==> flow/design.v <==
`timescale 1ns / 1ns
module k580vm80a
(
   input         pin_clk,        
   input         pin_f1,         
   input         pin_f2,         
   input         pin_reset,      
   output [15:0] pin_a,          
   output  [7:0] pin_dout,       
   input   [7:0] pin_din,        
   output        pin_aena,       
   output        pin_dena,       
   input         pin_hold,      
   output        pin_hlda,      
   input         pin_ready,     
   output        pin_wait,      
   input         pin_int,       
   output        pin_inte,      
   output        pin_sync,      
   output        pin_dbin,      
   output        pin_wr_n
);
wire  [7:0]    d;
reg   [7:0]    db, di;
reg   [15:0]   a;
wire           clk, f1, f2;
reg            abufena, db_ena, db_stb, dbin_pin, dbinf2;
reg            reset;
wire           ready;
wire           dbin_ext;
reg            t851, t404, t382, t383, t712, t735, t773;
reg            hold, hlda_pin;
wire           hlda, h889;
reg            wr_n, t1124, t1011, sync;
wire           ready_int;
reg   [15:0]   r16_pc, r16_hl, r16_de, r16_bc, r16_sp, r16_wz, mxo;
wire  [15:0]   mxi;
wire           mxr0, mxr1, mxr2, mxr3, mxr4, mxr5;
wire           mxwh, mxwl, mxrh, mxrl, mxw16, mxwadr;
wire           dec16, inc16, iad16;
reg            xchg_dh, xchg_tt, t3144;
wire           t1460, t1467, t1513, t1514, t1519;
wire           sy_inta, sy_wo_n, sy_hlta, sy_out, sy_m1, sy_inp, sy_memr;
reg            sy_stack;
wire           thalt, twt2;
reg            t1, t2, tw, t3, t4, t5;
reg            t1f1, t2f1, twf1, t3f1, t4f1, t5f1;
reg            m1, m2, m3, m4, m5;
reg            m1f1, m2f1, m3f1, m4f1, m5f1;
wire           start, ms0, ms1, m836, m839, m871;
reg            eom, t789, t887, t953, t976, t980;
reg            intr, inta, inte, mstart, minta;
wire           irq;
reg   [7:0]    i;
reg            i25, i14, i03;
wire           imx, acc_sel;
wire           id_op, id_io, id_in, id_popsw, id_pupsw,
               id_nop, id_lxi, id_inx, id_inr, id_dcr, id_idr, id_mvi, id_dad,
               id_dcx, id_opa, id_idm, id_hlt, id_mov, id_opm, id_pop, id_rst,
               id_cxx, id_jxx, id_rxx, id_ret, id_jmp, id_opi, id_out, id_11x,
               id_rlc, id_rxc, id_rar, id_sha, id_daa, id_cma, id_stc, id_cmc,
               id_add, id_adc, id_sub, id_sbb, id_ana, id_xra, id_ora, id_cmp,
               id_lsax, id_mvim, id_shld, id_lhld, id_mvmr, id_mvrm, id_push,
               id_xthl, id_sphl, id_pchl, id_xchg, id_call, id_eidi, id_stlda;
wire           id80, id81, id82, id83, id84, id85, id86, id00, id01,
               id02, id03, id04, id05, id06, id07, id08, id09, id10;
wire           goto, jmpflag;
reg            jmptake, tree0, tree1, tree2;
reg            t2806, t2817, t2819, t3047, t2998, t3363, t3403, t3335, t3361;
reg   [7:0]    xr, r, acc;
wire  [7:0]    x, s, c;
wire           cl, ch, daa, daa_6x, daa_x6;
wire           a398;
reg            a327, a357, a358;
wire           alu_xout, alu_xwr, alu_xrd, alu_ald, alu_awr, alu_ard,
               alu_rld, alu_r00, alu_rwr, alu_srd, alu_zrd, alu_frd;
reg            psw_z, psw_s, psw_p, psw_c, psw_ac, tmp_c;
reg            t2222, t1375, t1497, t1698, t1668, t1780, t1993, t1994;
reg            psw_ld, psw_wr, t2046, t2133, t2175;
assign clk        = pin_clk;
assign f1         = pin_f1;
assign f2         = pin_f2;
assign pin_a      = a;
assign pin_aena   = abufena;
assign pin_dout   = db;
assign pin_dena   = db_ena;
assign dbin_ext = dbinf2;
assign d[7]    = ~reset & ~alu_zrd &
               ( dbin_ext & di[7]
               | mxrl & mxo[7]
               | mxrh & mxo[15]
               | t1f1 & sy_memr
               | alu_xrd & xr[7]
               | alu_ard & acc[7]
               | alu_frd & psw_s
               | alu_srd & s[7] );
assign d[6]    = ~reset & ~alu_zrd &
               ( dbin_ext & di[6]
               | mxrl & mxo[6]
               | mxrh & mxo[14]
               | t1f1 & sy_inp
               | alu_xrd & xr[6]
               | alu_ard & acc[6]
               | alu_frd & psw_z
               | alu_srd & s[6] );
assign d[5]    = ~reset & ~alu_zrd &
               ( dbin_ext & di[5]
               | mxrl & mxo[5]
               | mxrh & mxo[13]
               | t1f1 & sy_m1
               | alu_xrd & xr[5]
               | alu_ard & acc[5]
               | alu_frd & 1'b0
               | alu_srd & s[5] );
assign d[4]    = ~reset & ~alu_zrd &
               ( dbin_ext & di[4]
               | mxrl & mxo[4]
               | mxrh & mxo[12]
               | t1f1 & sy_out
               | alu_xrd & xr[4]
               | alu_ard & acc[4]
               | alu_frd & psw_ac
               | alu_srd & s[4] );
assign d[3]    = ~reset & ~alu_zrd &
               ( dbin_ext & di[3]
               | mxrl & mxo[3]
               | mxrh & mxo[11]
               | t1f1 & sy_hlta
               | alu_xrd & xr[3]
               | alu_ard & acc[3]
               | alu_frd & 1'b0
               | alu_srd & s[3] );
assign d[2]    = ~reset & ~alu_zrd &
               ( dbin_ext & di[2]
               | mxrl & mxo[2]
               | mxrh & mxo[10]
               | t1f1 & sy_stack
               | alu_xrd & xr[2]
               | alu_ard & acc[2]
               | alu_frd & psw_p
               | alu_srd & s[2] );
assign d[1]    = ~reset & ~alu_zrd &
               ( dbin_ext & di[1]
               | mxrl & mxo[1]
               | mxrh & mxo[9]
               | t1f1 & sy_wo_n
               | alu_xrd & xr[1]
               | alu_ard & acc[1]
               | alu_frd & 1'b1
               | alu_srd & s[1] );
assign d[0]    = ~reset & ~alu_zrd &
               ( dbin_ext & di[0]
               | mxrl & mxo[0]
               | mxrh & mxo[8]
               | t1f1 & sy_inta
               | alu_xrd & xr[0]
               | alu_ard & acc[0]
               | alu_frd & psw_c
               | alu_srd & s[0] );
always @(posedge clk)
begin
   if (f2 & db_stb) db <= d;
   if (f2) abufena <=  (~twt2 | ~thalt) & ~hlda_pin;
   if (f1) db_stb <= t1 | (~sy_wo_n & t2);
   if (f1) t851 <= t1 | (~sy_wo_n & (t2 | tw | t3));
   if (f2) db_ena <= ~reset & t851;
end
always @(posedge clk)
begin
   if (f1) t404  <= pin_reset;
   if (f2) reset <= t404;
end
assign pin_hlda = hlda_pin;
assign hlda = hold & (t773 | (t3 & sy_wo_n) | (~m1 & sy_hlta) | t735);
assign h889 = t2f1 | twf1;
always @(posedge clk)
begin
   if (f1)  t712 <= ~sy_wo_n & t3;
   if (f2)  t735 <= t712;
   if (~f2) t382 <= pin_hold;
   if (f2)  t383 <= ((~t382 & hold) | t383);  
   if (~f2) t383 <= 1'b0;
   if (f2)  t773 <= hlda_pin;
   if (f1)  hlda_pin <= hlda;
end
always @(posedge clk)
begin
   if (reset)
      hold <= 1'b0;
   else
      if (f2)
         begin
            if (t382)
               begin
                  if (~sy_inta & h889) hold <= 1'b1;
               end
            else
               hold <= 1'b0;
         end
end
assign pin_dbin   = dbin_pin;
assign pin_wr_n   = wr_n;
assign pin_sync   = sync;
always @(posedge clk)
begin
   dbinf2 <= (f2 | dbin_pin) & ((t1124 & (m1f1 | ~sy_hlta)) | dbinf2);
   if (dbin_pin) di <= pin_din;
   if (f2) dbin_pin <= t1124 & (m1f1 | ~sy_hlta);
   if (f2) sync <= ~ready_int & t1011;
   if (f1) t1011 <= t1 & ~reset;
   if (f1) t1124 <= (t2 | tw) & sy_wo_n;
   if (f1) wr_n <= ~(t3 | tw) | ready_int | sy_wo_n;
end
assign ready_int = (m4 | m5) & id_dad;
assign ready = ready_int | pin_ready;
assign pin_wait = twf1;
assign      t1467    = tree1 | (id04 & t4f1 & ~id_xthl);
assign      t1519    = tree2 | (id00 & t4f1 & ~id_xthl);
assign      mxi      = inc16 ? (a + 16'h0001)
                     : dec16 ? (a - 16'h0001)
                     : a;
assign      inc16    = iad16 & ~dec16;
assign      dec16    = iad16 & id05 & (t4f1 | t5f1 | m4f1 | m5f1);
assign      iad16    = ~(id00 & (t4f1 | t5f1)) & (~minta | m5 | t3144);
assign      mxw16    = t3403;
assign      mxwadr   = t3363 | (t4f1 & ~id_dad & ~id_hlt);
assign      t1513    = (t4f1 & id07) | t3335;
assign      t1514    = (t4f1 & id08) | t3361;
assign      mxrh     = t2998 | (id08 & t4f1 & ~i03);
assign      mxrl     = t3047 | (id08 & t4f1 & i03);
assign      mxwh     = t2817 | (t2806 & ~i03);
assign      mxwl     = t2819 | (t2806 & i03);
assign      mxr0     = tree0;
assign      mxr1     =  xchg_dh & (((t1513 | t1514) & (~i14 & i25)) | t1519)
                     | ~xchg_dh & (t1513 | t1514) & (i14 & ~i25);
assign      mxr2     =  xchg_dh & (t1513 | t1514) & (i14 & ~i25)
                     | ~xchg_dh & (((t1513 | t1514) & (~i14 & i25)) | t1519);
assign      mxr3     = (t1513 | t1514) & (~i14 & ~i25);
assign      mxr4     = t1467 | (t1513 & i14 & i25);
assign      mxr5     = ~(t1467 | t1513 | t1514 | t1519 | mxr0);
always @ (posedge clk)
begin
      if (f1) t3144 <= t4 | t5 | (m4 & ~id02);
      xchg_tt <= id_xchg & t2;
      xchg_dh <= ~reset & ((xchg_tt & ~(id_xchg & t2)) ? ~xchg_dh : xchg_dh);
end
always @ (*)
case ({mxr0, mxr1, mxr2, mxr3, mxr4, mxr5})
   6'b100000:  mxo = r16_pc;
   6'b010000:  mxo = r16_hl;
   6'b001000:  mxo = r16_de;
   6'b000100:  mxo = r16_bc;
   6'b000010:  mxo = r16_sp;
   6'b000001:  mxo = r16_wz;
   default:    mxo = 16'h0000;
endcase
always @ (posedge clk)
if (f2)
begin
   if (mxwadr) a <= mxo;
   if (mxw16)
      begin
         if (mxr0) r16_pc <= mxi;
         if (mxr1) r16_hl <= mxi;
         if (mxr2) r16_de <= mxi;
         if (mxr3) r16_bc <= mxi;
         if (mxr4) r16_sp <= mxi;
         if (mxr5) r16_wz <= mxi;
      end
   else
      begin
         if (mxwl)
            begin
               if (mxr0) r16_pc[7:0] <= d;
               if (mxr1) r16_hl[7:0] <= d;
               if (mxr2) r16_de[7:0] <= d;
               if (mxr3) r16_bc[7:0] <= d;
               if (mxr4) r16_sp[7:0] <= d;
               if (mxr5) r16_wz[7:0] <= d;
            end
         if (mxwh)
            begin
               if (mxr0) r16_pc[15:8] <= d;
               if (mxr1) r16_hl[15:8] <= d;
               if (mxr2) r16_de[15:8] <= d;
               if (mxr3) r16_bc[15:8] <= d;
               if (mxr4) r16_sp[15:8] <= d;
               if (mxr5) r16_wz[15:8] <= d;
            end
      end
end
assign sy_hlta = id_hlt;
assign sy_m1   = m1;
assign sy_inp  = m5 & id_in;
assign sy_out  = m5 & id_out;
assign sy_inta = inta;
assign sy_memr = sy_wo_n & ~sy_inp & ~minta;
assign sy_wo_n  = m1 | m2 | m3 | (((m4 & ~id86) | (m5 & ~id85)) & ~ready_int);
always @(posedge clk)
begin
   if (f1)
      begin
         sy_stack <= (t1 & t1460)
                   | (t3 & m3 & id_cxx & ~jmptake)
                   | (t5 & m1 & id_rxx & ~jmptake);
      end
end
assign twt2    = (t2f1 | twf1) & ~start;
assign thalt   = ~m1 & sy_hlta;
always @(posedge clk)
begin
   if (f1)
      begin
         t1f1 <= t1 & ~reset;  
         t2f1 <= t2;
         twf1 <= tw;
         t3f1 <= t3;
         t4f1 <= t4;
         t5f1 <= t5;
      end
   if (f2)
      begin
         t1 <= start;
         t2 <= ~start & t1f1;
         tw <= ~start & (t2f1 | twf1) & (~ready | thalt);
         t3 <= ~start & (t2f1 | twf1) &  ready & ~thalt;
         t4 <= ~start & t3f1 & ms0 & ~ms1;
         t5 <= ~start & t4f1 & ms0 & ~ms1;
      end
end
assign m836 = m1f1 & id82;
assign m839 = ~t976 | ~sy_hlta;
assign m871 = t789 | id81;
assign start = ~m839
             | t953
             | (eom & ~(hold & t887))
             | (f2 & ((~t382 & hold) | t383) & ~(twf1 | t3f1 | t4f1 | t5f1));
assign ms0 = ~reset & m839 & ~(sy_stack & ~t1f1) & ~(eom & ~m836);
assign ms1 = ~reset & m839 & ~(sy_stack & ~t1f1) & ~(m871 & ~m836) & eom;
always @(posedge clk)
begin
   if (f1)
      begin
         t789 <= (id84 & m3) | (id83 & ~id_mvim & m4) | m5;
         t887 <= hold;
         t953 <= reset;
         t976 <= t980 & m4;
         eom <= t5
              | t4 & m1 & id80
              | t3 & m2
              | t3 & m3
              | t3 & m4
              | t3 & m5 & ~id_xthl;
      end
   if (f2)
      begin
         t980 <= sy_inta;
      end
end
always @(posedge clk)
begin
   if (f1)
      begin
         m1f1 <= m1;
         m2f1 <= m2;
         m3f1 <= m3;
         m4f1 <= m4;
         m5f1 <= m5;
      end
   if (f2)
      begin
         m1 <= (~ms0 & ~ms1) | (~ms1 & m1f1);
         m2 <= (~ms0 | ~ms1) & ((ms0 & m2f1) | (ms1 & m1f1));
         m3 <= (ms0 & m3f1) | (ms1 & m2f1);
         m4 <= (ms0 & m4f1) | (ms1 & m3f1) | (ms0 & ms1);
         m5 <= (ms0 & m5f1) | (ms1 & m4f1);
      end
end
assign irq = intr & inte & ~reset & ~hold;
assign pin_inte = inte;
always @(posedge clk)
begin
   if (f2) intr <= pin_int;
   if (f2) mstart <= ~ms0 & ~ms1;
   if (sy_inta) minta <= 1;
   if (f1 & t1 & m1) minta <= 0;
end
always @(posedge clk or posedge reset)
begin
   if (reset)
      begin
         inta <= 0;
         inte <= 0;
      end
   else
      begin
         if (f1)
            begin
               if (irq & ((tw & sy_hlta) | (mstart & ~id_eidi))) inta <= 1;
               if (~intr | id_eidi | (t5 & id_rst)) inta <= 0;
            end
         if (f2)
            begin
               if (t1f1 & id_eidi) inte <= i[3];
               if (t1f1 & sy_inta) inte <= 0;
            end
      end
end
function cmp
(
   input [7:0] i,
   input [7:0] c,
   input [7:0] m
);
   cmp = &(~(i ^ c) | m);
endfunction
assign imx     = ~(id_op | (id_mov & t4));
assign acc_sel = imx ? (i[5:3] == 3'b111) : (i[2:0] == 3'b111);
assign jmpflag =    (psw_c &  i14 & ~i25)     
                  | (psw_p & ~i14 &  i25)     
                  | (psw_z & ~i14 & ~i25)     
                  | (psw_s &  i14 &  i25);    
always @(posedge clk)
begin
   if (~f2 & (reset | (m1 & t3))) i <= pin_din;
   if (f1)
      begin
         i25 <= imx ? i[5] : i[2];
         i14 <= imx ? i[4] : i[1];
         i03 <= imx ? i[3] : i[0];
      end
end
assign goto    = id_rst | id_jmp | id_call | (jmptake & (id_cxx | id_jxx));
assign t1460   = (t1 & ( (m2 & id00)
                      | (m3 & id00)
                      | (m4 & (id01 | id04))
                      | (m5 & (id01 | id04)))
               | t2 & ( (m2 & id00)
                      | (m4 & id01)
                      | (m5 & id01))
               | t3 & ( (m4 & (id04 | id_sphl)))
               | t5 & ( (m1 & (id04 | id_sphl)))) & ~(~jmptake & id_cxx & t5);
always @(posedge clk)
begin
   if (f2 & t4f1)
      begin
         jmptake <= i03 ? jmpflag : ~jmpflag;
      end
   if (f1)
      begin
         tree0 <= t1 & ( (m1 & ~goto)
                       | (m2 & ~id_xthl)
                       | (m3 & ~id_xthl)
                       | (m4 & id02))
                | t2 & (  m1
                       | (m2 & ~id_xthl)
                       | (m3 & ~id_xthl)
                       | (m4 & (id02 | id_rst | id_cxx | id_call))
                       | (m5 & (id_rst | id_cxx | id_call)))
                | t3 & ( (m4 & (id_ret | id_rxx))
                       | (m5 & (id_ret | id_rxx)))
                | t5 & id_pchl;
         tree1 <= t1460;
         tree2 <= t1 & ( (m4 & (id_mov | id_idr | id_op))
                       | (m5 & id08))
                | t2 & ( (m4 & (id_shld | id00 | id_dad))
                       | (m5 & (id_shld | id00 | id_dad)))
                | t3 & ( (m4 & (id_lhld | id_dad))
                       | (m5 & (id_lhld | id_dad)))
                | t5 & m5;
         t2806 <= id08 & ((t3 & m4) | (t5 & m1));
         t2817 <= reset | (t3 & (m1 | m3 | (m4 & id_io) | (m5 & id06)));
         t2819 <= reset | (t3 & (m2 | (m4 & id06) | (m5 & id_rst)));
         t3047 <= m4 & (t1 | t2) & id_dad
                | t2 & ((m4 & id_shld) | (m5 & id03));
         t2998 <= (t1 | t2) & m5 & id_dad
                | t2 & ((m5 & id_shld) | (m4 & id03));
         t3403 <= t2 & ( (m1 | m2)
                       | (m3 & ~id_xthl)
                       | ((m4 | m5) & ~id_dad & ~id09))
                | t3 & m4 & id09
                | t5 & (m5 | (m1 & ~id08));
         t3363 <= t1 & (m1 | m2 | m3 | ((m4 | m5) & ~id_hlt & ~id_dad));
         t3335 <= id07 & ((t1 & (m4 | m5)) | (t3 & (m2 | m3)) | t5);
         t3361 <= t1 & m4 & id_lsax
                | t2 & id10 & ~sy_wo_n
                | t3 & id10 & sy_wo_n & (m4 | m5)
                | t5 & id08 & m1;
      end
end
assign id_nop     = cmp(i, 8'b00xxx000, 8'b00111000);
assign id_lxi     = cmp(i, 8'b00xx0001, 8'b00110000);
assign id_lsax    = cmp(i, 8'b000xx010, 8'b00011000);
assign id_inx     = cmp(i, 8'b00xx0011, 8'b00110000);
assign id_inr     = cmp(i, 8'b00xxx100, 8'b00111000);
assign id_dcr     = cmp(i, 8'b00xxx101, 8'b00111000);
assign id_idr     = cmp(i, 8'b00xxx10x, 8'b00111001);
assign id_mvi     = cmp(i, 8'b00xxx110, 8'b00111000);
assign id_dad     = cmp(i, 8'b00xx1001, 8'b00110000);
assign id_dcx     = cmp(i, 8'b00xx1011, 8'b00110000);
assign id_opa     = cmp(i, 8'b00xxx111, 8'b00111000);
assign id_idm     = cmp(i, 8'b0011010x, 8'b00000001);
assign id_stlda   = cmp(i, 8'b0011x010, 8'b00001000);
assign id_mvim    = cmp(i, 8'b00110110, 8'b00000000);
assign id_shld    = cmp(i, 8'b00100010, 8'b00000000);
assign id_lhld    = cmp(i, 8'b00101010, 8'b00000000);
assign id_mvmr    = cmp(i, 8'b01110xxx, 8'b00000111) & ~id_hlt;
assign id_mvrm    = cmp(i, 8'b01xxx110, 8'b00111000) & ~id_hlt;
assign id_hlt     = cmp(i, 8'b01110110, 8'b00000000);
assign id_mov     = cmp(i, 8'b01xxxxxx, 8'b00111111);
assign id_op      = cmp(i, 8'b10xxxxxx, 8'b00111111);
assign id_opm     = cmp(i, 8'b10xxx110, 8'b00111000);
assign id_pop     = cmp(i, 8'b11xx0001, 8'b00110000);
assign id_push    = cmp(i, 8'b11xx0101, 8'b00110000);
assign id_rst     = cmp(i, 8'b11xxx111, 8'b00111000);
assign id_xthl    = cmp(i, 8'b11100011, 8'b00000000);
assign id_sphl    = cmp(i, 8'b11111001, 8'b00000000);
assign id_pchl    = cmp(i, 8'b11101001, 8'b00000000);
assign id_xchg    = cmp(i, 8'b11101011, 8'b00000000);
assign id_cxx     = cmp(i, 8'b11xxx100, 8'b00111000);
assign id_jxx     = cmp(i, 8'b11xxx010, 8'b00111000);
assign id_rxx     = cmp(i, 8'b11xxx000, 8'b00111000);
assign id_ret     = cmp(i, 8'b110x1001, 8'b00010000);
assign id_call    = cmp(i, 8'b11xx1101, 8'b00110000);
assign id_eidi    = cmp(i, 8'b1111x011, 8'b00001000);
assign id_jmp     = cmp(i, 8'b1100x011, 8'b00001000);
assign id_io      = cmp(i, 8'b1101x011, 8'b00001000);
assign id_opi     = cmp(i, 8'b11xxx110, 8'b00111000);
assign id_in      = cmp(i, 8'b11011011, 8'b00000000);
assign id_popsw   = cmp(i, 8'b11110001, 8'b00000000);
assign id_out     = cmp(i, 8'b11010011, 8'b00000000);
assign id_11x     = cmp(i, 8'b11xxxxxx, 8'b00111111);
assign id_pupsw   = cmp(i, 8'b11110101, 8'b00000000);
assign id_rxc     = ~i[5] & i[3] & id_opa;
assign id_sha     = ~i[5]        & id_opa;
assign id_rlc     = (i[5:3] == 3'b000) & id_opa;
assign id_rar     = (i[5:3] == 3'b011) & id_opa;
assign id_daa     = (i[5:3] == 3'b100) & id_opa;
assign id_cma     = (i[5:3] == 3'b101) & id_opa;
assign id_stc     = (i[5:3] == 3'b110) & id_opa;
assign id_cmc     = (i[5:3] == 3'b111) & id_opa;
assign id_add     = (i[5:3] == 3'b000) & (id_op | id_opi);
assign id_adc     = (i[5:3] == 3'b001) & (id_op | id_opi);
assign id_sub     = (i[5:3] == 3'b010) & (id_op | id_opi);
assign id_sbb     = (i[5:3] == 3'b011) & (id_op | id_opi);
assign id_ana     = (i[5:3] == 3'b100) & (id_op | id_opi);
assign id_xra     = (i[5:3] == 3'b101) & (id_op | id_opi);
assign id_ora     = (i[5:3] == 3'b110) & (id_op | id_opi);
assign id_cmp     = (i[5:3] == 3'b111) & (id_op | id_opi);
assign id80       = id_lxi  | id_pop   | id_opm  | id_idm  | id_dad
                  | id_xthl | id_xchg  | id_jxx  | id_ret  | id_eidi
                  | id_nop  | id_stlda | id_mvmr | id_mvrm | id_hlt
                  | id_opa  | id_mvim  | id_jmp  | id_io   | id_opi
                  | id_mvi  | id_lsax  | id_lhld | id_shld | id_op;
assign id81       = id_dcx  | id_inx   | id_sphl | id_pchl | id_xchg
                  | id_eidi | id_nop   | id_opa  | id_op   | id_mov
                  | (id_idr & ~id82);
assign id82       = id_pop  | id_push  | id_opm  | id_idm  | id_dad
                  | id_rst  | id_ret   | id_rxx  | id_mvrm | id_mvmr
                  | id_hlt  | id_mvim  | id_io   | id_opi  | id_mvi
                  | id_lsax;
assign id83       = id_opm  | id_stlda | id_mvmr | id_mvrm | id_opi
                  | id_mvi  | id_lsax;
assign id84       = id_lxi  | id_jxx   | id_jmp;
assign id85       = id_push | id_idm   | id_rst  | id_xthl | id_cxx
                  | id_call | id_mvim  | id_shld | (id_io & ~i[3]);
assign id86       = id_push | id_rst   | id_xthl | id_cxx  | id_call
                  | id_mvmr | id_shld  | (~i[3] & (id_lsax | id_stlda));
assign id00       = id_xthl   | id_pchl  | id_sphl;
assign id01       = id_pop    | id_rxx   | id_ret;
assign id02       = id_mvi    | id_opi   | id_io;
assign id03       = id_rst    | id_push  | id_xthl | id_cxx  | id_call;
assign id04       = id_rst    | id_push  | id_xthl | id_cxx  | id_call;
assign id05       = id_rst    | id_push  | id_xthl | id_cxx  | id_call | id_dcx;
assign id06       = id_pop    | id_rxx   | id_ret  | id_dad  | id_lhld | id_io;
assign id07       = id_dcx    | id_inx   | id_lxi  | id_dad;
assign id08       = id_mov    | id_mvi   | id_idr  | id_op;
assign id09       = id_rst    | id_push  | id_xthl | id_cxx  | id_call | id_shld;
assign id10       = id_pop    | id_push  | id_mvrm | id_mvi;
assign alu_xwr  =  (a327 | t4f1 & (id_rst | id_out | ~id_11x));
assign alu_xout = ~(id_sub | id_sbb | id_cmp | id_cma);
assign alu_xrd  = t1698 | a358;
assign x = alu_xout ? xr : ~xr;
assign alu_ald = t2222 & ( id_adc | id_add | id_daa | id_xra | id_sbb
                         | id_sub | id_ana | id_ora | id_sha | id_cma);
assign alu_ard = t1375 | a398;
assign alu_awr = t1497 | a357;
assign alu_r00 = id_dcr & t4f1;
assign alu_srd = t1668;
assign alu_rwr = t1780;
assign alu_rld = t4f1 & (id_sha | id_op | id_opi);
assign daa = id_daa & t4f1;
assign daa_x6 = (acc[3] & (acc[2] | acc[1])) | psw_ac;
assign daa_6x = ((acc[3] & (acc[2] | acc[1])) & acc[4] & acc[7])
              | (acc[7] & (acc[6] | acc[5])) | tmp_c;
assign s  = {7'b0000000, id_rlc & c[7]}
          | ((id_rxc | id_ora | id_ana | id_xra) ? 8'h00 : (x + r + cl))
          | (id_rxc  ? {ch, r[7:1]} : 8'h00)
          | (id_ora  ? (x | r) : 8'h00)
          | (id_ana  ? (x & r) : 8'h00)
          | (id_xra  ? (x ^ r) : 8'h00);
assign cl = tmp_c & ~id_daa & ~id_rlc & ~id_ora & ~id_xra & ~id_rxc;
assign ch = tmp_c & id_rar | r[0] & ~id_rar;
assign c[0] = (r[0] & x[0]) | (cl & (r[0] | x[0]));
assign c[1] = (r[1] & x[1]) | (c[0] & (r[1] | x[1]));
assign c[2] = (r[2] & x[2]) | (c[1] & (r[2] | x[2]));
assign c[3] = (r[3] & x[3]) | (c[2] & (r[3] | x[3]));
assign c[4] = (r[4] & x[4]) | (c[3] & (r[4] | x[4]));
assign c[5] = (r[5] & x[5]) | (c[4] & (r[5] | x[5]));
assign c[6] = (r[6] & x[6]) | (c[5] & (r[6] | x[6]));
assign c[7] = (r[7] & x[7]) | (c[6] & (r[7] | x[7]));
assign alu_frd = t2046;  
assign alu_zrd = m1f1 & t3f1;
assign a398 = t1993 & ((t1994 & id08) | id_opa | id_stlda | id_lsax | id_io);
always @(posedge clk)
begin
   if (f1)
      begin
         t1375 <= t2 & m4 & id_pupsw;
         t1497 <= t3 & m5 & id_popsw;
         t1698 <= t5 & m1 & ~id_inr & ~id_dcr
                | t3 & m5 & id_rst;
         t1668 <= t2 & m5 & (id_inr | id_dcr)
                | t3 & m5 & id_dad
                | t3 & m4 & id_dad
                | t5 & m1 & (id_inr | id_dcr);
         t1780 <= t3 & m1
                | t1 & (m4 | m5) & id_dad;
         t2222 <= (t2 & m1) | (t1 & m5);
         a327  <= t3 & m4 & ~(id_dad | id_out | id_rst)
                | t2 & (m4 | m5) & id_dad;
         a357  <= t3 & m5 & (id_io | id_mvim) & sy_wo_n
                | t3 & m4 & (id_stlda | id_lsax | id_mvmr) & sy_wo_n
                | acc_sel & id08 & (t5 & m1 | t3 & m4);
         a358  <= t2 &  ~sy_wo_n & (id_io | id_mvim | id_stlda | id_lsax | id_mvmr);
         psw_ld   <= t3 & m4 & id_popsw;
         psw_wr   <= t2 & m1 & (id_opi | id_inr | id_dcr | id_daa | id_op);
         t2046    <= t2 & m5 & id_pupsw;   
         t1993    <= t4 & m1;
         t1994    <= acc_sel;
         t2133    <= ~id_rxc & c[7];
         t2175    <= t3 & m1
                   | t2 & m5 & id_dad;
      end
end
always @(posedge clk)
begin
   if (f2)
      begin
         if (alu_xwr) xr <= id_rst ? (i & 8'b00111000) : d;
         if (alu_awr) acc <= d;
         if (alu_ald) acc <= s;
         if (alu_rld) r <= acc;
         if (alu_rwr) r <= d;
         if (alu_r00) r <= 8'hff;
         if (daa)
            begin
               r[1] <= daa_x6;
               r[2] <= daa_x6;
               r[5] <= daa_6x;
               r[6] <= daa_6x;
            end
         if (psw_ld)
            begin
               psw_c  <= d[0];  
               psw_p  <= d[2];
               psw_ac <= d[4];
               psw_z  <= d[6];
               psw_s  <= d[7];
            end
         if (psw_wr)
            begin
               psw_p  <= ~(^s);
               psw_ac <= (c[3] & ~id_xra & ~id_ora & ~id_rxc) | (id_ana & (x[3] | r[3]));
               psw_z  <= ~(|s);
               psw_s  <= s[7];
            end
         if (t2222)
            begin
               if (id_xra | id_stc | id_ora | id_ana | id_cmc)
                  psw_c <= ~tmp_c;
               if (id_cmp | id_sbb | id_sub)
                  psw_c <= ~(t2133 | id_rxc & x[0]);
               if (id_dad | id_sha | id_adc | id_add)
                  psw_c <= t2133 | id_rxc & x[0];
            end
         if (daa & daa_6x)
                  psw_c <= 1'b1;
         if (t2175)
            tmp_c <= psw_c;
         if (t4f1)
            begin
               if (id_sbb)
                  tmp_c <= ~psw_c;
               if (id_inr | id_ora | id_xra | id_ana | id_cmp | id_sub)
                  tmp_c <= 1'b1;
               if (id_dad | id_cma | id_dcr | id_add | id_stc)
                  tmp_c <= 1'b0;
            end
      end
end
endmodule
* Step by step through the tools: k580vm80a
What the tools print for k580vm80a, step after step.
Line numbers count from 1 in the design file above.
A cell with -- has no value.
- Top module :: k580vm80a
- Clock :: pin_clk
- Cell library :: sky130hd
- Corner :: tt_025C_1v80

* After elaboration
Source: Yosys, flattened and elaborated, memories not mapped. Widths are those after wreduce. Registers that Yosys merges into a memory's read port (data or address) are not register bits. Print and check cells do not count. Equal cells are merged and count once.
- Bits of input ports :: 15
- Bits in registers :: 253
- Output and inout port bits :: 32
- Elaborated cells :: 1238
- Equality and inequality tests :: 18
- Add/sub/neg operators :: 4
- Muxes and demuxes :: 106
- Reductions and logical operators :: 75
- Bitwise gates (word level) :: 916
** Operators by type and width (number)
- 8-bit two-way mux :: 50
- 1-bit bitwise OR :: 384
- 1-bit AND :: 372
- 8-bit inverter :: 44
- 8-bit AND reduction :: 12
- 16-bit parallel mux with 6-bit select :: 1
- 1-bit inverter :: 74
- 5-bit AND reduction :: 13
- 1-bit two-way mux :: 50
- 6-bit AND reduction :: 8
- 7-bit AND reduction :: 6
- 8-bit bitwise OR :: 5
- 5-bit inverter :: 7
- 3-bit inverter :: 11
- 16-bit two-way mux :: 2
- 3-bit AND reduction :: 10
- 6-bit inverter :: 5
- 2-bit AND reduction :: 12
- 4-bit inverter :: 5
- 16-bit by 1-bit adder with 16-bit output with constant B :: 1
- 16-bit by 1-bit subtractor with 16-bit output with constant B :: 1
- 3-bit equality test with constant B :: 5
- 2-bit inverter :: 6
- 2-bit nonzero test :: 6
- 4-bit AND reduction :: 3
- 1-bit by 8-bit bitwise OR with 8-bit output :: 1
- 8-bit by 1-bit adder with 8-bit output :: 1
- 8-bit adder :: 1
Not listed: further kinds 19, cells in them 23.

* Depth
Depth = most cells in a row (Yosys ltp): at word level without a register or memory, in the mapped netlist without a sequential cell, where the memories' decode and read muxes count.
- Depth in word-level cells :: 40
- ABC_AREA :: 1
- Mapped depth :: 36
- Depth with buffers taken out :: 35

* After synthesis
Yosys stat after the flow's synthesis: flattened, memories mapped to cells. It holds for the ABC_AREA given above (unset counts as 0); a run with the other value may have another netlist.
The area totals of this step are shown rounded.
- Area of sequential cells :: 0.00753 mm^2
- Mapped flip-flops :: 253
- Cells in the netlist :: 1364
- Buffer cells :: 25
- Chip area (Yosys) :: 0.0132 mm^2
** Cells by type
- sky130_fd_sc_hd__edfxtp_1 :: number 245, total area 7.36E+03 um^2
- sky130_fd_sc_hd__nand2_1 :: number 275, total area 1032.24 um^2
- sky130_fd_sc_hd__inv_1 :: number 194, total area 728.198 um^2
- sky130_fd_sc_hd__nor2_1 :: number 137, total area 514.243 um^2
- sky130_fd_sc_hd__o21ai_0 :: number 76, total area 380.365 um^2
- sky130_fd_sc_hd__nand3_1 :: number 67, total area 335.322 um^2
- sky130_fd_sc_hd__a21oi_1 :: number 61, total area 305.293 um^2
- sky130_fd_sc_hd__ha_1 :: number 21, total area 262.752 um^2
- sky130_fd_sc_hd__xor2_1 :: number 19, total area 166.41 um^2
- sky130_fd_sc_hd__dfxtp_1 :: number 6, total area 120.115 um^2
- sky130_fd_sc_hd__o22ai_1 :: number 17, total area 106.352 um^2
- sky130_fd_sc_hd__a221oi_2 :: number 7, total area 105.101 um^2
- sky130_fd_sc_hd__a22oi_1 :: number 13, total area 97.594 um^2
- sky130_fd_sc_hd__a221oi_1 :: number 11, total area 96.342 um^2
- sky130_fd_sc_hd__o211ai_1 :: number 12, total area 90.086 um^2
- sky130_fd_sc_hd__nor3_1 :: number 17, total area 85.082 um^2
- sky130_fd_sc_hd__nand2_4 :: number 7, total area 78.826 um^2
- sky130_fd_sc_hd__nor2_4 :: number 7, total area 78.826 um^2
Other cell types: 50; their cells: 172.

* Worst setup path after synthesis
Source: OpenSTA report_checks on the synthesized netlist (no wires, ideal clock, input and output delay 20% of the period each), path of least setup slack; recovery checks are left aside. Register names are those of the netlist, which keeps one name where synthesis merged equal registers.
- Path kind :: flip-flop to flip-flop
- Start :: reg i[7]
- End :: reg r16_bc[14]
- Time at the first pin :: 0.000 ns
- Clock period :: 8.0 ns
- Path delay :: 4.086 ns
- Path buffers :: 0
- Setup time :: 0.305 ns
- Arrival time :: 3.781 ns
- Required time :: 7.695 ns
- Setup slack :: 3.914 ns
- Driving pins on the path :: 29
- Synthesis period reached :: 4.086 ns
"path delay" = arrival - input delay + setup time.
"driving pins on the path": output pins that drive a net of the path, with the launching flip-flop's if there is one; two outputs of one cell count as two.
"synthesis period reached" = period - worst setup slack (recovery checks aside). The figure is calculated, with input and output delays left at 20% of the set period.
Between the ends stands the longest chain of elaborated cells between them, by number of cells; it is not shown to be the way that was timed. Of several equally long chains one is given.
A line is the first line of the expression or statement that the cell stems from. Yosys adds cells for indexed reads and writes and turns some case tables into memories.
The path ends at the data pin of a flip-flop with enable; ways to the enable are not counted.
- Cell sequence :: sky130_fd_sc_hd__edfxtp_1 > sky130_fd_sc_hd__inv_2 > sky130_fd_sc_hd__nand2_4 > sky130_fd_sc_hd__nor2_2 > sky130_fd_sc_hd__inv_1 > sky130_fd_sc_hd__nor2_2 > sky130_fd_sc_hd__nand2_1 > sky130_fd_sc_hd__nand2_1 > sky130_fd_sc_hd__nor2_1 > sky130_fd_sc_hd__inv_1 > sky130_fd_sc_hd__fa_1 > sky130_fd_sc_hd__inv_1 > sky130_fd_sc_hd__fa_1 > sky130_fd_sc_hd__a21oi_1 > sky130_fd_sc_hd__o21ai_0 > sky130_fd_sc_hd__a21oi_1 > sky130_fd_sc_hd__o21ai_0 > sky130_fd_sc_hd__o21ai_0 > sky130_fd_sc_hd__a21oi_1 > sky130_fd_sc_hd__a21oi_1 > sky130_fd_sc_hd__o221ai_1 > sky130_fd_sc_hd__a21oi_1 > sky130_fd_sc_hd__nor2_1 > sky130_fd_sc_hd__a2111oi_2 > sky130_fd_sc_hd__nand3_1 > sky130_fd_sc_hd__nand2_2 > sky130_fd_sc_hd__inv_2 > sky130_fd_sc_hd__nand2_1 > sky130_fd_sc_hd__o21ai_0
- Length of the longest elaborated chain :: 29
- Elaborated cells on any way between the ends :: 185
- Classes of those cells :: add/sub (2); eq/ne (6); mux (13); logic (143); reduce/logical (21)
** RTL lines, path after synthesis
- from (decl) :: RTL line 54 : reg   [7:0]    i;
- from (assign) :: RTL line 425 : if (~f2 & (reset | (m1 & t3))) i <= pin_din;
- 5-bit inverter
- 8-bit inverter :: RTL line 415 : cmp = &(~(i ^ c) | m);
- 5-bit AND reduction :: RTL line 415
- 1-bit bitwise OR x4 :: RTL line 573 : assign id04       = id_rst    | id_push  | id_xthl | id_cxx  | id_call;
- 1-bit AND x2 :: RTL line 217 : assign      t1467    = tree1 | (id04 & t4f1 & ~id_xthl);
- 1-bit bitwise OR :: RTL line 217
- 1-bit bitwise OR x4 :: RTL line 240 : assign      mxr5     = ~(t1467 | t1513 | t1514 | t1519 | mxr0);
- [2 not listed]
- 16-bit parallel mux with 6-bit select :: RTL line 248 : case ({mxr0, mxr1, mxr2, mxr3, mxr4, mxr5})
- 1-bit AND :: RTL line 99 : | mxrl & mxo[6]
- 1-bit bitwise OR x7 :: RTL line 98 : ( dbin_ext & di[6]
- 1-bit AND :: RTL line 97 : assign d[6]    = ~reset & ~alu_zrd &
- 8-bit two-way mux :: RTL line 286 : if (mxr3) r16_bc[15:8] <= d;
- 8-bit two-way mux :: RTL line 281 : if (mxwh)
- 8-bit two-way mux :: RTL line 261 : if (mxw16)
- to (assign) :: RTL line 266 : if (mxr3) r16_bc <= mxi;
- to (assign) :: RTL line 286
- to (decl) :: RTL line 36 : reg   [15:0]   r16_pc, r16_hl, r16_de, r16_bc, r16_sp, r16_wz, mxo;
Nets of the timed path that keep an RTL name, with a line that drives or declares them; the list need not be complete.
** Named nets, after synthesis (RTL line)
- d[6] :: 97

* Path in the finished layout
From the final timing report of record 1: the path of least setup slack in the routed layout; clock arrival at registers is part of the times.
- Path kind :: flip-flop to flip-flop
- Start :: reg i[2]
- End :: reg r16_sp[14]
- Setup slack :: 2.84 ns
- Required time :: 8.23 ns
- Arrival time :: 5.38 ns
- Path buffers :: 0
- Clock period :: 8.0 ns
- Driving pins on the path :: 28
- Setup time :: 0.34 ns
- Time at the first pin :: 0.56 ns
Between the ends stands the longest chain of elaborated cells between them, by number of cells; it is not shown to be the way that was timed. Of several equally long chains one is given.
The path ends at the data pin of a flip-flop with enable; ways to the enable are not counted.
- Cell sequence :: sky130_fd_sc_hd__edfxtp_1 > sky130_fd_sc_hd__nand3_1 > sky130_fd_sc_hd__nor2_2 > sky130_fd_sc_hd__inv_1 > sky130_fd_sc_hd__nor2_2 > sky130_fd_sc_hd__nand2_1 > sky130_fd_sc_hd__nand2_1 > sky130_fd_sc_hd__nor2_1 > sky130_fd_sc_hd__inv_1 > sky130_fd_sc_hd__fa_1 > sky130_fd_sc_hd__inv_1 > sky130_fd_sc_hd__fa_1 > sky130_fd_sc_hd__a21oi_1 > sky130_fd_sc_hd__o21ai_0 > sky130_fd_sc_hd__a21oi_1 > sky130_fd_sc_hd__o21ai_0 > sky130_fd_sc_hd__o21ai_0 > sky130_fd_sc_hd__a21oi_1 > sky130_fd_sc_hd__a21oi_1 > sky130_fd_sc_hd__o221ai_1 > sky130_fd_sc_hd__a21oi_1 > sky130_fd_sc_hd__nor2_1 > sky130_fd_sc_hd__a2111oi_2 > sky130_fd_sc_hd__nand3_1 > sky130_fd_sc_hd__nand2_2 > sky130_fd_sc_hd__inv_2 > sky130_fd_sc_hd__nand2_1 > sky130_fd_sc_hd__o21ai_0
- Length of the longest elaborated chain :: 29
- Elaborated cells on any way between the ends :: 178
- Classes of those cells :: add/sub (2); eq/ne (6); mux (13); logic (138); reduce/logical (19)
** RTL lines, path after layout
- from (decl) :: RTL line 54 : reg   [7:0]    i;
- from (assign) :: RTL line 425 : if (~f2 & (reset | (m1 & t3))) i <= pin_din;
- 5-bit inverter
- 8-bit inverter :: RTL line 415 : cmp = &(~(i ^ c) | m);
- 5-bit AND reduction :: RTL line 415
- 1-bit bitwise OR x4 :: RTL line 573 : assign id04       = id_rst    | id_push  | id_xthl | id_cxx  | id_call;
- 1-bit AND x2 :: RTL line 217 : assign      t1467    = tree1 | (id04 & t4f1 & ~id_xthl);
- 1-bit bitwise OR :: RTL line 217
- 1-bit bitwise OR x4 :: RTL line 240 : assign      mxr5     = ~(t1467 | t1513 | t1514 | t1519 | mxr0);
- [2 not listed]
- 16-bit parallel mux with 6-bit select :: RTL line 248 : case ({mxr0, mxr1, mxr2, mxr3, mxr4, mxr5})
- 1-bit AND :: RTL line 99 : | mxrl & mxo[6]
- 1-bit bitwise OR x7 :: RTL line 98 : ( dbin_ext & di[6]
- 1-bit AND :: RTL line 97 : assign d[6]    = ~reset & ~alu_zrd &
- 8-bit two-way mux :: RTL line 287 : if (mxr4) r16_sp[15:8] <= d;
- 8-bit two-way mux :: RTL line 281 : if (mxwh)
- 8-bit two-way mux :: RTL line 261 : if (mxw16)
- to (assign) :: RTL line 267 : if (mxr4) r16_sp <= mxi;
- to (assign) :: RTL line 287
- to (decl) :: RTL line 36 : reg   [15:0]   r16_pc, r16_hl, r16_de, r16_bc, r16_sp, r16_wz, mxo;
Nets of the timed path that keep an RTL name, with a line that drives or declares them; the list need not be complete.
** Named nets, after layout (RTL line)
- d[6] :: 97

Memo
Re: implementation data of k580vm80a

Measured results for k580vm80a: 3 stored runs of the Yosys and OpenROAD flow on sky130hd. The settings differ; the order carries no meaning. The constraints put input and output delay at 20% of the set period each and load the outputs with 0.01 pF.
By "achieved period" is meant the clock period of the run minus its worst setup slack. This is arithmetic on one report: input and output delays are still those of the set period (20% each).
Results are given in rounded form.

* Record 1
** Files
==> flow/run.sh <==
#!/bin/bash
# the make line also repeats the synthesis and layout settings of config.mk as NAME=value (left out here)
make -C /OpenROAD-flow-scripts/flow DESIGN_CONFIG=/design/flow/config.mk WORK_HOME=/design/flow/orfs CLKGATE_MAP_FILE= finish
==> flow/config.mk <==
export PLATFORM = sky130hd
export DESIGN_NAME = k580vm80a
export DESIGN_NICKNAME = k580vm80a
export VERILOG_FILES = /design/flow/design.v
export SDC_FILE = /design/flow/constraint.sdc
export NUM_CORES = 4
export LEC_CHECK = 0
export ABC_AREA = 1
export CAP_MARGIN = 20
export CORE_MARGIN = 2
export CORE_UTILIZATION = 40
export MAX_ROUTING_LAYER = met4
export SLEW_MARGIN = 20
==> flow/constraint.sdc <==
create_clock -name core_clock -period 8.0 [get_ports {pin_clk}]
set_input_delay 1.6000 -clock core_clock [delete_from_list [all_inputs] [get_ports {pin_clk}]]
set_output_delay 1.6000 -clock core_clock [all_outputs]
set_load 0.01 [all_outputs]
** Results
- Post-synthesis cell area :: 0.0132 mm^2
- Die size :: 0.0344 mm^2
- Standard-cell area after routing :: 0.015 mm^2
- Final design utilization :: 46.1 %
- Worst setup slack after layout :: 2.84 ns
- Achieved period :: 5.156 ns

* Record 2
** Files
==> flow/run.sh <==
#!/bin/bash
# the make line also repeats the synthesis and layout settings of config.mk as NAME=value (left out here)
make -C /OpenROAD-flow-scripts/flow DESIGN_CONFIG=/design/flow/config.mk WORK_HOME=/design/flow/orfs CLKGATE_MAP_FILE= finish
==> flow/config.mk <==
export PLATFORM = sky130hd
export DESIGN_NAME = k580vm80a
export DESIGN_NICKNAME = k580vm80a
export VERILOG_FILES = /design/flow/design.v
export SDC_FILE = /design/flow/constraint.sdc
export NUM_CORES = 4
export LEC_CHECK = 0
export CAP_MARGIN = 20
export CELL_PAD_IN_SITES_DETAIL_PLACEMENT = 1
export CORE_MARGIN = 2
export CORE_UTILIZATION = 24
export CTS_CLUSTER_DIAMETER = 196
export CTS_CLUSTER_SIZE = 80
export PLACE_DENSITY_LB_ADDON = 0.08
export SLEW_MARGIN = 20
==> flow/constraint.sdc <==
create_clock -name core_clock -period 3.92 [get_ports {pin_clk}]
set_input_delay 0.7840 -clock core_clock [delete_from_list [all_inputs] [get_ports {pin_clk}]]
set_output_delay 0.7840 -clock core_clock [all_outputs]
set_load 0.01 [all_outputs]
** Results
- Post-synthesis cell area :: 0.0141 mm^2
- Die size :: 0.0607 mm^2
- Standard-cell area after routing :: 0.0185 mm^2
- Final design utilization :: 31.9 %
- Worst setup slack after layout :: -0.123 ns
- Achieved period :: 4.043 ns

* Record 3
** Files
==> flow/run.sh <==
#!/bin/bash
# the make line also repeats the synthesis and layout settings of config.mk as NAME=value (left out here)
make -C /OpenROAD-flow-scripts/flow DESIGN_CONFIG=/design/flow/config.mk WORK_HOME=/design/flow/orfs CLKGATE_MAP_FILE= finish
==> flow/config.mk <==
export PLATFORM = sky130hd
export DESIGN_NAME = k580vm80a
export DESIGN_NICKNAME = k580vm80a
export VERILOG_FILES = /design/flow/design.v
export SDC_FILE = /design/flow/constraint.sdc
export NUM_CORES = 4
export LEC_CHECK = 0
export CAP_MARGIN = 25
export CELL_PAD_IN_SITES_DETAIL_PLACEMENT = 0
export CORE_MARGIN = 9
export CORE_UTILIZATION = 15
export CTS_CLUSTER_SIZE = 81
export HOLD_SLACK_MARGIN = -0.07
export MAX_ROUTING_LAYER = met4
export MIN_ROUTING_LAYER = met2
export PLACE_DENSITY_LB_ADDON = 0.17
export SETUP_SLACK_MARGIN = -0.13
export SLEW_MARGIN = 20
export TNS_END_PERCENT = 95
==> flow/constraint.sdc <==
create_clock -name core_clock -period 6.51 [get_ports {pin_clk}]
set_input_delay 1.3020 -clock core_clock [delete_from_list [all_inputs] [get_ports {pin_clk}]]
set_output_delay 1.3020 -clock core_clock [all_outputs]
set_load 0.01 [all_outputs]
** Results
- Post-synthesis cell area :: 0.0141 mm^2
- Die size :: 0.105 mm^2
- Standard-cell area after routing :: 0.0174 mm^2
- Final design utilization :: 18.6 %
- Worst setup slack after layout :: 0.615 ns
- Achieved period :: 5.895 ns
